==> flow/design.v <==
module IIR(clk, rst, Start, load, DIn, RAddr, data_done, WEN, Yn, WAddr, Finish);
	parameter n = 16;
	parameter m = 20;
	input clk, rst;
	input Start;
	input data_done;
	input [n-1:0]DIn;
	output WEN, load;
	output Finish;
	output [n-1:0]Yn;
	output [m-1:0]RAddr;
	output [m-1:0]WAddr;
	wire control_state;
	control_FSM control(
		.clk(clk), .rst(rst),
		.start(Start), .data_done(data_done), .load(load), .RAddr(RAddr), .state(control_state)
	);
	datapath dp(
		.clk(clk), .rst(rst),
		.command(control_state), .RAddr(RAddr), .DIn(DIn), .WEN(WEN), .Yn(Yn), .WAddr(WAddr), .finish(Finish)
	);
endmodule
module control_FSM(clk, rst, start, data_done, load, RAddr, state);
	parameter m = 20;
	parameter idle = 1'b0;
	parameter read = 1'b1;
	input clk, rst, start, data_done;
	output load, state;
	output [m-1:0]RAddr;
	reg load, state;
	reg [m-1:0]RAddr;
	reg next_load, next_state;
	reg [m-1:0]next_RAddr;
	always@(*) begin
		next_state = idle;
		next_load = 1'b0;
		next_RAddr = 0;
		case(state)
			idle: begin
				next_state = idle;
				next_RAddr = 0;
				next_load = 1'b0;
				if(start) begin
					next_state = read;
					next_RAddr = 0;
					next_load = 1'b1;
				end
			end
			read: begin
				next_state = read;
				next_RAddr = RAddr + 1;
				next_load = 1'b1;
				if(data_done) begin
					next_state = idle;
					next_RAddr = 0;
					next_load = 1'b0;
				end
			end
		endcase
	end
	always@(posedge clk or posedge rst) begin  
		if(rst)begin
			state <= 1'b0;
			load <= 1'b0;
			RAddr <= {m{1'b0}};
		end else begin
			state <= next_state;
			load <= next_load;
			RAddr <= next_RAddr;
		end
	end
endmodule
module datapath(clk, rst, command, RAddr, DIn, WEN, Yn, WAddr, finish);
	parameter idle = 1'b0;
	parameter write = 1'b1;
	parameter n = 16;
	parameter m = 20;
	input clk, rst, command;
	input [m-1:0]RAddr;
	input [n-1:0]DIn;
	output WEN, finish;
	output [n-1:0]Yn;
	output [m-1:0]WAddr;
	reg WEN, finish, state;
	reg [m-1:0]WAddr;
	reg next_WEN, next_finish, next_state;
	reg [m-1:0]next_WAddr;
	reg [n-1:0]x0, x1, x2, x3, x4, x5;
	reg [n-1:0]y0, y1, y2, y3, y4;
	wire [n-1:0]next_x0, next_x1, next_x2, next_x3, next_x4, next_x5;
	wire [n-1:0]next_y0, next_y1, next_y2, next_y3, next_y4;
	wire [n+6:0]a0, a1, a2, a3, a4, a5, b0, a_all;
	wire [n+8:0]b1, b2, b3, b4, b_all;
	wire [n-1:0]DIn_fix = ~command ? {n{1'b0}} : DIn;
	wire [n-1:0]x0_abs, x1_abs, x2_abs, x3_abs, x4_abs, x5_abs;
	wire [n-1:0]y0_abs, y1_abs, y2_abs, y3_abs, y4_abs;
	assign x0_abs = x0[n-1] ? (~x0 + 1) : x0;
	assign x1_abs = x1[n-1] ? (~x1 + 1) : x1;
	assign x2_abs = x2[n-1] ? (~x2 + 1) : x2;
	assign x3_abs = x3[n-1] ? (~x3 + 1) : x3;
	assign x4_abs = x4[n-1] ? (~x4 + 1) : x4;
	assign x5_abs = x5[n-1] ? (~x5 + 1) : x5;
	assign y0_abs = y0[n-1] ? (~y0 + 1) : y0;
	assign y1_abs = y1[n-1] ? (~y1 + 1) : y1;
	assign y2_abs = y2[n-1] ? (~y2 + 1) : y2;
	assign y3_abs = y3[n-1] ? (~y3 + 1) : y3;
	assign y4_abs = y4[n-1] ? (~y4 + 1) : y4;
	assign a_all = (x0[n-1] ? (~a0 + 1) : a0) +
				   (x1[n-1] ? (~a1 + 1) : a1) +
				   (x2[n-1] ? (~a2 + 1) : a2) +
				   (x3[n-1] ? (~a3 + 1) : a3) +
				   (x4[n-1] ? (~a4 + 1) : a4) +
				   (x5[n-1] ? (~a5 + 1) : a5) +
				   (y0[n-1] ? (~b0 + 1) : b0);
	assign b_all = (y1[n-1] ? b1 : (~b1 + 1)) +
				   (y2[n-1] ? (~b2 + 1) : b2) +
				   (y3[n-1] ? b3 : (~b3 + 1)) +
				   (y4[n-1] ? (~b4 + 1) : b4);
	assign Yn = a_all[n+6:7] + {b_all[n+8], b_all[n+5:7]};
	assign a0 = {x0_abs[n-1],
				( {x0_abs[n-2:0], 7'd0} >> 6 )+
				( {x0_abs[n-2:0], 7'd0} >> 9 )+
				( {x0_abs[n-2:0], 7'd0} >> 10)+
				( {x0_abs[n-2:0], 7'd0} >> 11)+
				( {x0_abs[n-2:0], 7'd0} >> 12)+
				( {x0_abs[n-2:0], 7'd0} >> 13) };
	assign a1 = {x1_abs[n-1],
				( {x1_abs[n-2:0], 7'd0} >> 6 )+
				( {x1_abs[n-2:0], 7'd0} >> 8 )+
				( {x1_abs[n-2:0], 7'd0} >> 10)+
				( {x1_abs[n-2:0], 7'd0} >> 11)+
				( {x1_abs[n-2:0], 7'd0} >> 14) };
	assign a2 = {x2_abs[n-1],
				( {x2_abs[n-2:0], 7'd0} >> 5 )+
				( {x2_abs[n-2:0], 7'd0} >> 8 )+
				( {x2_abs[n-2:0], 7'd0} >> 9 )+
				( {x2_abs[n-2:0], 7'd0} >> 11)+
				( {x2_abs[n-2:0], 7'd0} >> 14) };
	assign a3 = {x3_abs[n-1],
				( {x3_abs[n-2:0], 7'd0} >> 5 )+
				( {x3_abs[n-2:0], 7'd0} >> 8 )+
				( {x3_abs[n-2:0], 7'd0} >> 9 )+
				( {x3_abs[n-2:0], 7'd0} >> 11)+
				( {x3_abs[n-2:0], 7'd0} >> 14) };
	assign a4 = {x4_abs[n-1],
				( {x4_abs[n-2:0], 7'd0} >> 6 )+
				( {x4_abs[n-2:0], 7'd0} >> 8 )+
				( {x4_abs[n-2:0], 7'd0} >> 10)+
				( {x4_abs[n-2:0], 7'd0} >> 11)+
				( {x4_abs[n-2:0], 7'd0} >> 14) };
	assign a5 = {x5_abs[n-1],
				( {x5_abs[n-2:0], 7'd0} >> 6 )+
				( {x5_abs[n-2:0], 7'd0} >> 9 )+
				( {x5_abs[n-2:0], 7'd0} >> 10)+
				( {x5_abs[n-2:0], 7'd0} >> 11)+
				( {x5_abs[n-2:0], 7'd0} >> 12)+
				( {x5_abs[n-2:0], 7'd0} >> 13) };
	assign b0 = {y0_abs[n-1],
				( {y0_abs[n-2:0], 7'd0} >> 2 )+
				( {y0_abs[n-2:0], 7'd0} >> 3 )+
				( {y0_abs[n-2:0], 7'd0} >> 8 )+
				( {y0_abs[n-2:0], 7'd0} >> 11)+
				( {y0_abs[n-2:0], 7'd0} >> 13)+
				( {y0_abs[n-2:0], 7'd0} >> 14) };
	assign b1 = {y1_abs[n-1],
				( {2'd0, y1_abs[n-2:0], 7'd0}      )+
				( {2'd0, y1_abs[n-2:0], 7'd0} >> 1 )+
				( {2'd0, y1_abs[n-2:0], 7'd0} >> 3 )+
				( {2'd0, y1_abs[n-2:0], 7'd0} >> 6 )+
				( {2'd0, y1_abs[n-2:0], 7'd0} >> 7 )+
				( {2'd0, y1_abs[n-2:0], 7'd0} >> 8 )+
				( {2'd0, y1_abs[n-2:0], 7'd0} >> 10)+
				( {2'd0, y1_abs[n-2:0], 7'd0} >> 11)+
				( {2'd0, y1_abs[n-2:0], 7'd0} >> 12)+
				( {2'd0, y1_abs[n-2:0], 7'd0} >> 13) };
	assign b2 = {y2_abs[n-1],
				( {2'd0, y2_abs[n-2:0], 7'd0} << 1 )+
				( {2'd0, y2_abs[n-2:0], 7'd0}      )+
				( {2'd0, y2_abs[n-2:0], 7'd0} >> 2 )+
				( {2'd0, y2_abs[n-2:0], 7'd0} >> 4 )+
				( {2'd0, y2_abs[n-2:0], 7'd0} >> 5 )+
				( {2'd0, y2_abs[n-2:0], 7'd0} >> 6 )+
				( {2'd0, y2_abs[n-2:0], 7'd0} >> 7 )+
				( {2'd0, y2_abs[n-2:0], 7'd0} >> 8 ) };
	assign b3 = {y3_abs[n-1],
				( {2'd0, y3_abs[n-2:0], 7'd0} << 2 )+
				( {2'd0, y3_abs[n-2:0], 7'd0} >> 7 )+
				( {2'd0, y3_abs[n-2:0], 7'd0} >> 9 )+
				( {2'd0, y3_abs[n-2:0], 7'd0} >> 10)+
				( {2'd0, y3_abs[n-2:0], 7'd0} >> 12) };
	assign b4 = {y4_abs[n-1],
				( {2'd0, y4_abs[n-2:0], 7'd0} << 1 )+
				( {2'd0, y4_abs[n-2:0], 7'd0} >> 1 )+
				( {2'd0, y4_abs[n-2:0], 7'd0} >> 2 )+
				( {2'd0, y4_abs[n-2:0], 7'd0} >> 7 )+
				( {2'd0, y4_abs[n-2:0], 7'd0} >> 13)+
				( {2'd0, y4_abs[n-2:0], 7'd0} >> 14) };
	assign next_x0 = x1;
	assign next_x1 = x2;
	assign next_x2 = x3;
	assign next_x3 = x4;
	assign next_x4 = x5;
	assign next_x5 = DIn_fix;
	assign next_y0 = y1;
	assign next_y1 = y2;
	assign next_y2 = y3;
	assign next_y3 = y4;
	assign next_y4 = Yn;
	always@(*) begin
		next_state = idle;
		next_WEN = 1'b0;
		next_finish = 1'b0;
		next_WAddr = {m{1'b0}};
		case(state)
			idle: begin
				next_state = idle;
				next_WEN = 1'b0;
				next_finish = 1'b0;
				next_WAddr = {m{1'b0}};
				if(command) begin
					next_state = write;
					next_WEN = 1'b1;
					next_finish = 1'b0;
					next_WAddr = {m{1'b0}};
				end
			end
			write: begin
				next_state = write;
				next_WEN = 1'b1;
				next_finish = 1'b0;
				next_WAddr = RAddr;
				if(~command) begin
					next_state = idle;
					next_WEN = 1'b0;
					next_finish = 1'b1;
					next_WAddr = {m{1'b0}};
				end
			end
		endcase
	end
	always@(posedge clk or posedge rst) begin  
		if(rst)begin
			state <= 1'b0;
			WEN <= 1'b0;
			finish <= 1'b0;
			WAddr <= {m{1'b0}};
			x0 <= {n{1'b0}};
			x1 <= {n{1'b0}};
			x2 <= {n{1'b0}};
			x3 <= {n{1'b0}};
			x4 <= {n{1'b0}};
			x5 <= {n{1'b0}};
			y0 <= {n{1'b0}};
			y1 <= {n{1'b0}};
			y2 <= {n{1'b0}};
			y3 <= {n{1'b0}};
			y4 <= {n{1'b0}};
		end else begin
			state <= next_state;
			WEN <= next_WEN;
			finish <= next_finish;
			WAddr <= next_WAddr;
			x0 <= next_x0;
			x1 <= next_x1;
			x2 <= next_x2;
			x3 <= next_x3;
			x4 <= next_x4;
			x5 <= next_x5;
			y0 <= next_y0;
			y1 <= next_y1;
			y2 <= next_y2;
			y3 <= next_y3;
			y4 <= next_y4;
		end
	end
endmodule
Tool chain data of IIR

Tool output for the design above, in the order of the flow.
Line numbers count from 1 in the design file above.
Operators carry their Yosys type and port widths (W data, S select, Z words).
Library cell names are shortened.
A cell with n/a has no value.

Design top: IIR
Clock input: clk
Library: sky130hd
Timing corner: tt_025C_1v80

Elaborated design

Counts by Yosys on the flattened word-level netlist (proc, flatten, opt, wreduce; memories kept). Register bits leave out memories and registers merged into their read ports (data or address); mux counts leave out enables and synchronous resets folded into registers. Print and check cells are left out. Cells with the same type and inputs are merged into one.

Register bits: 219
Input port bits: 20
Output and inout port bits: 59
Elaborated cells: 162

Add/sub/neg operators: 89
Muxes and demuxes: 33
Bitwise operators: 24

Operators by type and width:

| kind                    | count |
| $mux W16                | 12 |
| $add A16 B1 Y16 const B | 11 |
| $not A16 Y16            | 11 |
| $add A23 B1 Y23 const B | 7 |
| $not A23 Y23            | 7 |
| $mux W23                | 7 |
| $add A22 B11 Y22        | 7 |
| $add A23 B23 Y23        | 6 |
| $add A22 B8 Y22         | 5 |
| $add A25 B1 Y25 const B | 4 |
| $not A25 Y25            | 4 |
| $mux W25                | 4 |
| $add A24 B15 Y24        | 4 |
| $add A22 B12 Y22        | 4 |
| $pmux W20 S2            | 2 |
| $add A25 B25 Y25        | 3 |
| $add A22 B9 Y22         | 3 |
| $add A24 B10 Y24        | 2 |
| $add A24 B12 Y24        | 2 |
| $add A24 B14 Y24        | 2 |
| $add A24 B16 Y24        | 2 |
| $add A24 B20 Y24        | 2 |
| $add A24 B9 Y24         | 2 |
| $add A22 B10 Y22        | 2 |
| $add A22 B13 Y22        | 2 |
| $mux W20                | 2 |
| $add A17 B14 Y18        | 2 |
| $add A16 B13 Y17        | 2 |

Not listed: further kinds 17, cells in them 23.

Longest topological paths

Depth = most cells in a row (Yosys ltp): at word level without a register or memory, in the mapped netlist without a sequential cell, where the memories' decode and read muxes count.

Depth after elaboration: 19
ABC_AREA: 0
Gate-level depth with buffers: 54

Mapped cells and area

Source: synth_stat.txt of the flow (Yosys; design flattened, memories mapped). It holds for the ABC_AREA given above (unset counts as 0); a run with the other value may have another netlist.

Cells by type:

| cell type | count |
| fa_1      | 523 |
| ha_1      | 545 |
| dfrtp_1   | 219 |
| xnor2_1   | 459 |
| inv_1     | 668 |
| xor2_1    | 193 |
| o21ai_0   | 236 |
| a21oi_1   | 209 |
| nand2_1   | 274 |
| nor2_1    | 272 |
| a21o_1    | 84 |
| o21a_1    | 75 |
| or3_1     | 78 |
| nor3_1    | 96 |
| o31ai_1   | 63 |
| nand2b_1  | 75 |
| and3_1    | 49 |
| nor2b_1   | 47 |

Not listed: further types 78, cells in them 691.

Mapped cells: 4856
Cell area after synthesis: 0.0440985 mm^2
Flip-flop cells: 219
Buffer cells: 71

By module: a second synthesis without flattening, with its own total; a netlist apart from the flattened one above.

Cells (unflattened synthesis): 4564
Area (unflattened synthesis): 0.0424682 mm^2

Rows give one instance, submodules left out.

By module:

| module      | times used | cells | area (mm^2) | sequential area (mm^2) |
| datapath    | 1          | 4459  | 0.0414723   | 0.0049548 |
| control_FSM | 1          | 105   | 0.000996    | 0.0005255 |
| IIR         | 1          | 0     | 0           | 0 |

Worst setup path after synthesis

Source: OpenSTA report_checks on the synthesized netlist (no wires, ideal clock, input and output delay 20% of the period each), path of least setup slack; recovery checks are left aside. Register names are those of the netlist, which keeps one name where synthesis merged equal registers.

Path type: reg-to-output
Start point: register dp.x5[5]
End point: output port Yn[15]
Period: 16.0 ns
Launch time at the first pin: 0.000 ns
Arrival time: 12.248 ns
Slack: 0.552 ns
Path delay: 12.248 ns
Stages: 54
Path buffers: 2
Period reached after synthesis: 15.448 ns

"path delay" = arrival - input delay + setup time.
A path that ends at an output port has no setup time.
"stages": output pins that drive a net of the path, with the launching flip-flop's if there is one; two outputs of one cell count as two.
"period reached after synthesis" = period - worst setup slack (recovery checks aside). The figure is calculated, with input and output delays left at 20% of the set period.
The rows between start and end are the longest chain of elaborated cells between them; the timing report does not say that the signal goes this way. Where chains are equally long, one stands for them.
Each line given opens the expression or statement behind the cell; cells for indexed reads and writes are added by Yosys, which also makes memories of some case tables.

Path through: dfrtp_1 or4_1 clkbuf_1 o41ai_2 xor2_1 inv_1 buf_2 ha_1 a21o_1 nor3_1 o32a_1 nor2_1 xnor2_1 fa_1 inv_1 fa_1 fa_1 inv_1 (+18 left out) a211o_1 a21o_1 a21boi_0 o21a_1 o21a_1 o21a_1 nor2_1 ha_1 or3_1 o211a_1 o21a_1 o21ai_0 nand2b_1 a21oi_1 xnor2_1 xnor3_1 xnor3_1 xor2_1
Cells in the longest elaborated chain: 14
Elaborated cells between the ends (all ways): 14
Source lines of those cells: 5
Classes of those cells: add/sub (10); mux (2); logic (2)

RTL lines, path post-synthesis:

| item                | line | source |
| from (decl)         | 88   | `reg [n-1:0]x0, x1, x2, x3, x4, x5;` |
| from (assign)       | 252  | `x5 <= {n{1'b0}};` |
| from (assign)       | 268  | `x5 <= next_x5;` |
| $not A16 Y16        | 102  | `assign x5_abs = x5[n-1] ? (~x5 + 1) : x5;` |
| $add A16 B1 Y16     | 102  |  |
| $mux W16            | 102  |  |
| $add A16 B13 Y17    | 152  | `( {x5_abs[n-2:0], 7'd0} >> 6 )+` |
| $add A22 B12 Y22    | 152  |  |
| $add A22 B11 Y22    | 152  |  |
| $add A22 B10 Y22    | 152  |  |
| $add A22 B9 Y22     | 152  |  |
| $not A23 Y23        | 113  | `(x5[n-1] ? (~a5 + 1) : a5) +` |
| $add A23 B1 Y23     | 113  |  |
| $mux W23            | 113  |  |
| $add A23 B23 Y23 x2 | 108  | `assign a_all = (x0[n-1] ? (~a0 + 1) : a0) +` |
| $add A16 B16 Y16    | 119  | `assign Yn = a_all[n+6:7] + {b_all[n+8], b_all[n+5:7]};` |
| to (decl)           | 10   | `output [n-1:0]Yn;` |

Timing after layout

Path of least setup slack in the final report of run 3 (OpenROAD, finished layout, wires in). Where an end is a register, its clock arrival counts in the times.

Path type: reg-to-output
Start point: register dp.x5[4]
End point: output port Yn[15]
Period: 15.8 ns
Launch time at the first pin: 0.58 ns
Arrival time: 12.53 ns
Slack: 0.11 ns
Stages: 52
Path buffers: 4

The rows between start and end are the longest chain of elaborated cells between them; the timing report does not say that the signal goes this way. Where chains are equally long, one stands for them.

Path through: dfrtp_1 or4_4 o41ai_4 xor2_2 inv_2 ha_4 a21o_1 nor3_2 o32a_1 nor2_4 xnor2_2 fa_1 inv_2 fa_1 fa_1 inv_2 ha_4 o21a_1 (+16 left out) fa_1 inv_1 ha_4 o21a_1 nor2_1 ha_2 or3_4 o211a_1 o21a_1 o21ai_1 nand2b_1 a21oi_2 xnor2_1 xnor3_1 xnor3_1 xor2_2 buf_4 buf_6
Cells in the longest elaborated chain: 14
Elaborated cells between the ends (all ways): 14
Source lines of those cells: 5
Classes of those cells: add/sub (10); mux (2); logic (2)

RTL lines, path post-layout:

| item                | line | source |
| from (decl)         | 88   | `reg [n-1:0]x0, x1, x2, x3, x4, x5;` |
| from (assign)       | 252  | `x5 <= {n{1'b0}};` |
| from (assign)       | 268  | `x5 <= next_x5;` |
| $not A16 Y16        | 102  | `assign x5_abs = x5[n-1] ? (~x5 + 1) : x5;` |
| $add A16 B1 Y16     | 102  |  |
| $mux W16            | 102  |  |
| $add A16 B13 Y17    | 152  | `( {x5_abs[n-2:0], 7'd0} >> 6 )+` |
| $add A22 B12 Y22    | 152  |  |
| $add A22 B11 Y22    | 152  |  |
| $add A22 B10 Y22    | 152  |  |
| $add A22 B9 Y22     | 152  |  |
| $not A23 Y23        | 113  | `(x5[n-1] ? (~a5 + 1) : a5) +` |
| $add A23 B1 Y23     | 113  |  |
| $mux W23            | 113  |  |
| $add A23 B23 Y23 x2 | 108  | `assign a_all = (x0[n-1] ? (~a0 + 1) : a0) +` |
| $add A16 B16 Y16    | 119  | `assign Yn = a_all[n+6:7] + {b_all[n+8], b_all[n+5:7]};` |
| to (decl)           | 10   | `output [n-1:0]Yn;` |

Design IIR on sky130hd. What follows are 3 stored runs of the flow, each under its own settings; their order means nothing. The constraints put input and output delay at 20% of the set period each and load the outputs with 0.01 pF.
"achieved clock period" = clock period - worst setup slack. The figure is calculated, with input and output delays left at 20% of the set period.
By "time used up by the worst setup path" is meant the share of the clock period that the worst setup path is allowed (20% is reserved at inputs, 20% at outputs), minus its slack. Clock arrival times at its registers enter into it.
Among the settings, n/a means not set for that run.
Among the results, n/a means that no value is shown for the run.

| item                                      | run 1 | run 2 | run 3         |
| CAP_MARGIN                                | 15    | 35    | 20            |
| CELL_PAD_IN_SITES_DETAIL_PLACEMENT        | 1     | 1     | n/a           |
| CELL_PAD_IN_SITES_GLOBAL_PLACEMENT        | 0     | 0     | n/a           |
| CORE_ASPECT_RATIO                         | 1.4   | 1.4   | n/a           |
| CORE_MARGIN                               | 5     | 5     | 2             |
| CORE_UTILIZATION                          | 61    | 61    | 54            |
| GPL_TIMING_DRIVEN                         | 1     | 1     | n/a           |
| MAX_ROUTING_LAYER                         | met5  | met5  | n/a           |
| MIN_ROUTING_LAYER                         | met2  | met2  | n/a           |
| PLACE_DENSITY_LB_ADDON                    | 0.21  | 0.21  | n/a           |
| SETUP_SLACK_MARGIN                        | 4.67  | 4.67  | n/a           |
| SLEW_MARGIN                               | 40    | 40    | 20            |
| TNS_END_PERCENT                           | 85    | 85    | n/a           |
| period_ns                                 | 21.7  | 21.7  | 15.8          |
| ABC_AREA                                  | n/a   | 1     | n/a           |
| chip area after synthesis (Yosys) (mm^2)  | n/a   | n/a   | 0.0440985     |
| worst hold slack in the final report (ns) | n/a   | n/a   | 0.387         |
| post-route utilization (%)                | n/a   | n/a   | 61.9          |
| die area (mm^2)                           | n/a   | n/a   | 0.0839667     |
| standard-cell area after layout (mm^2)    | n/a   | n/a   | 0.0499141     |
| achieved clock period (ns)                | n/a   | n/a   | 15.690        |
| setup TNS (ns)                            | n/a   | n/a   | 0.000         |
| worst slack on setup checks (ns)          | n/a   | n/a   | 0.110         |
| time used up by the worst setup path (ns) | n/a   | n/a   | 12.53         |
| worst path kind                           | n/a   | n/a   | reg-to-output |

Run 1: stopped before the end: routing reported GRT-0116
Run 2: stopped before the end: routing reported GRT-0116
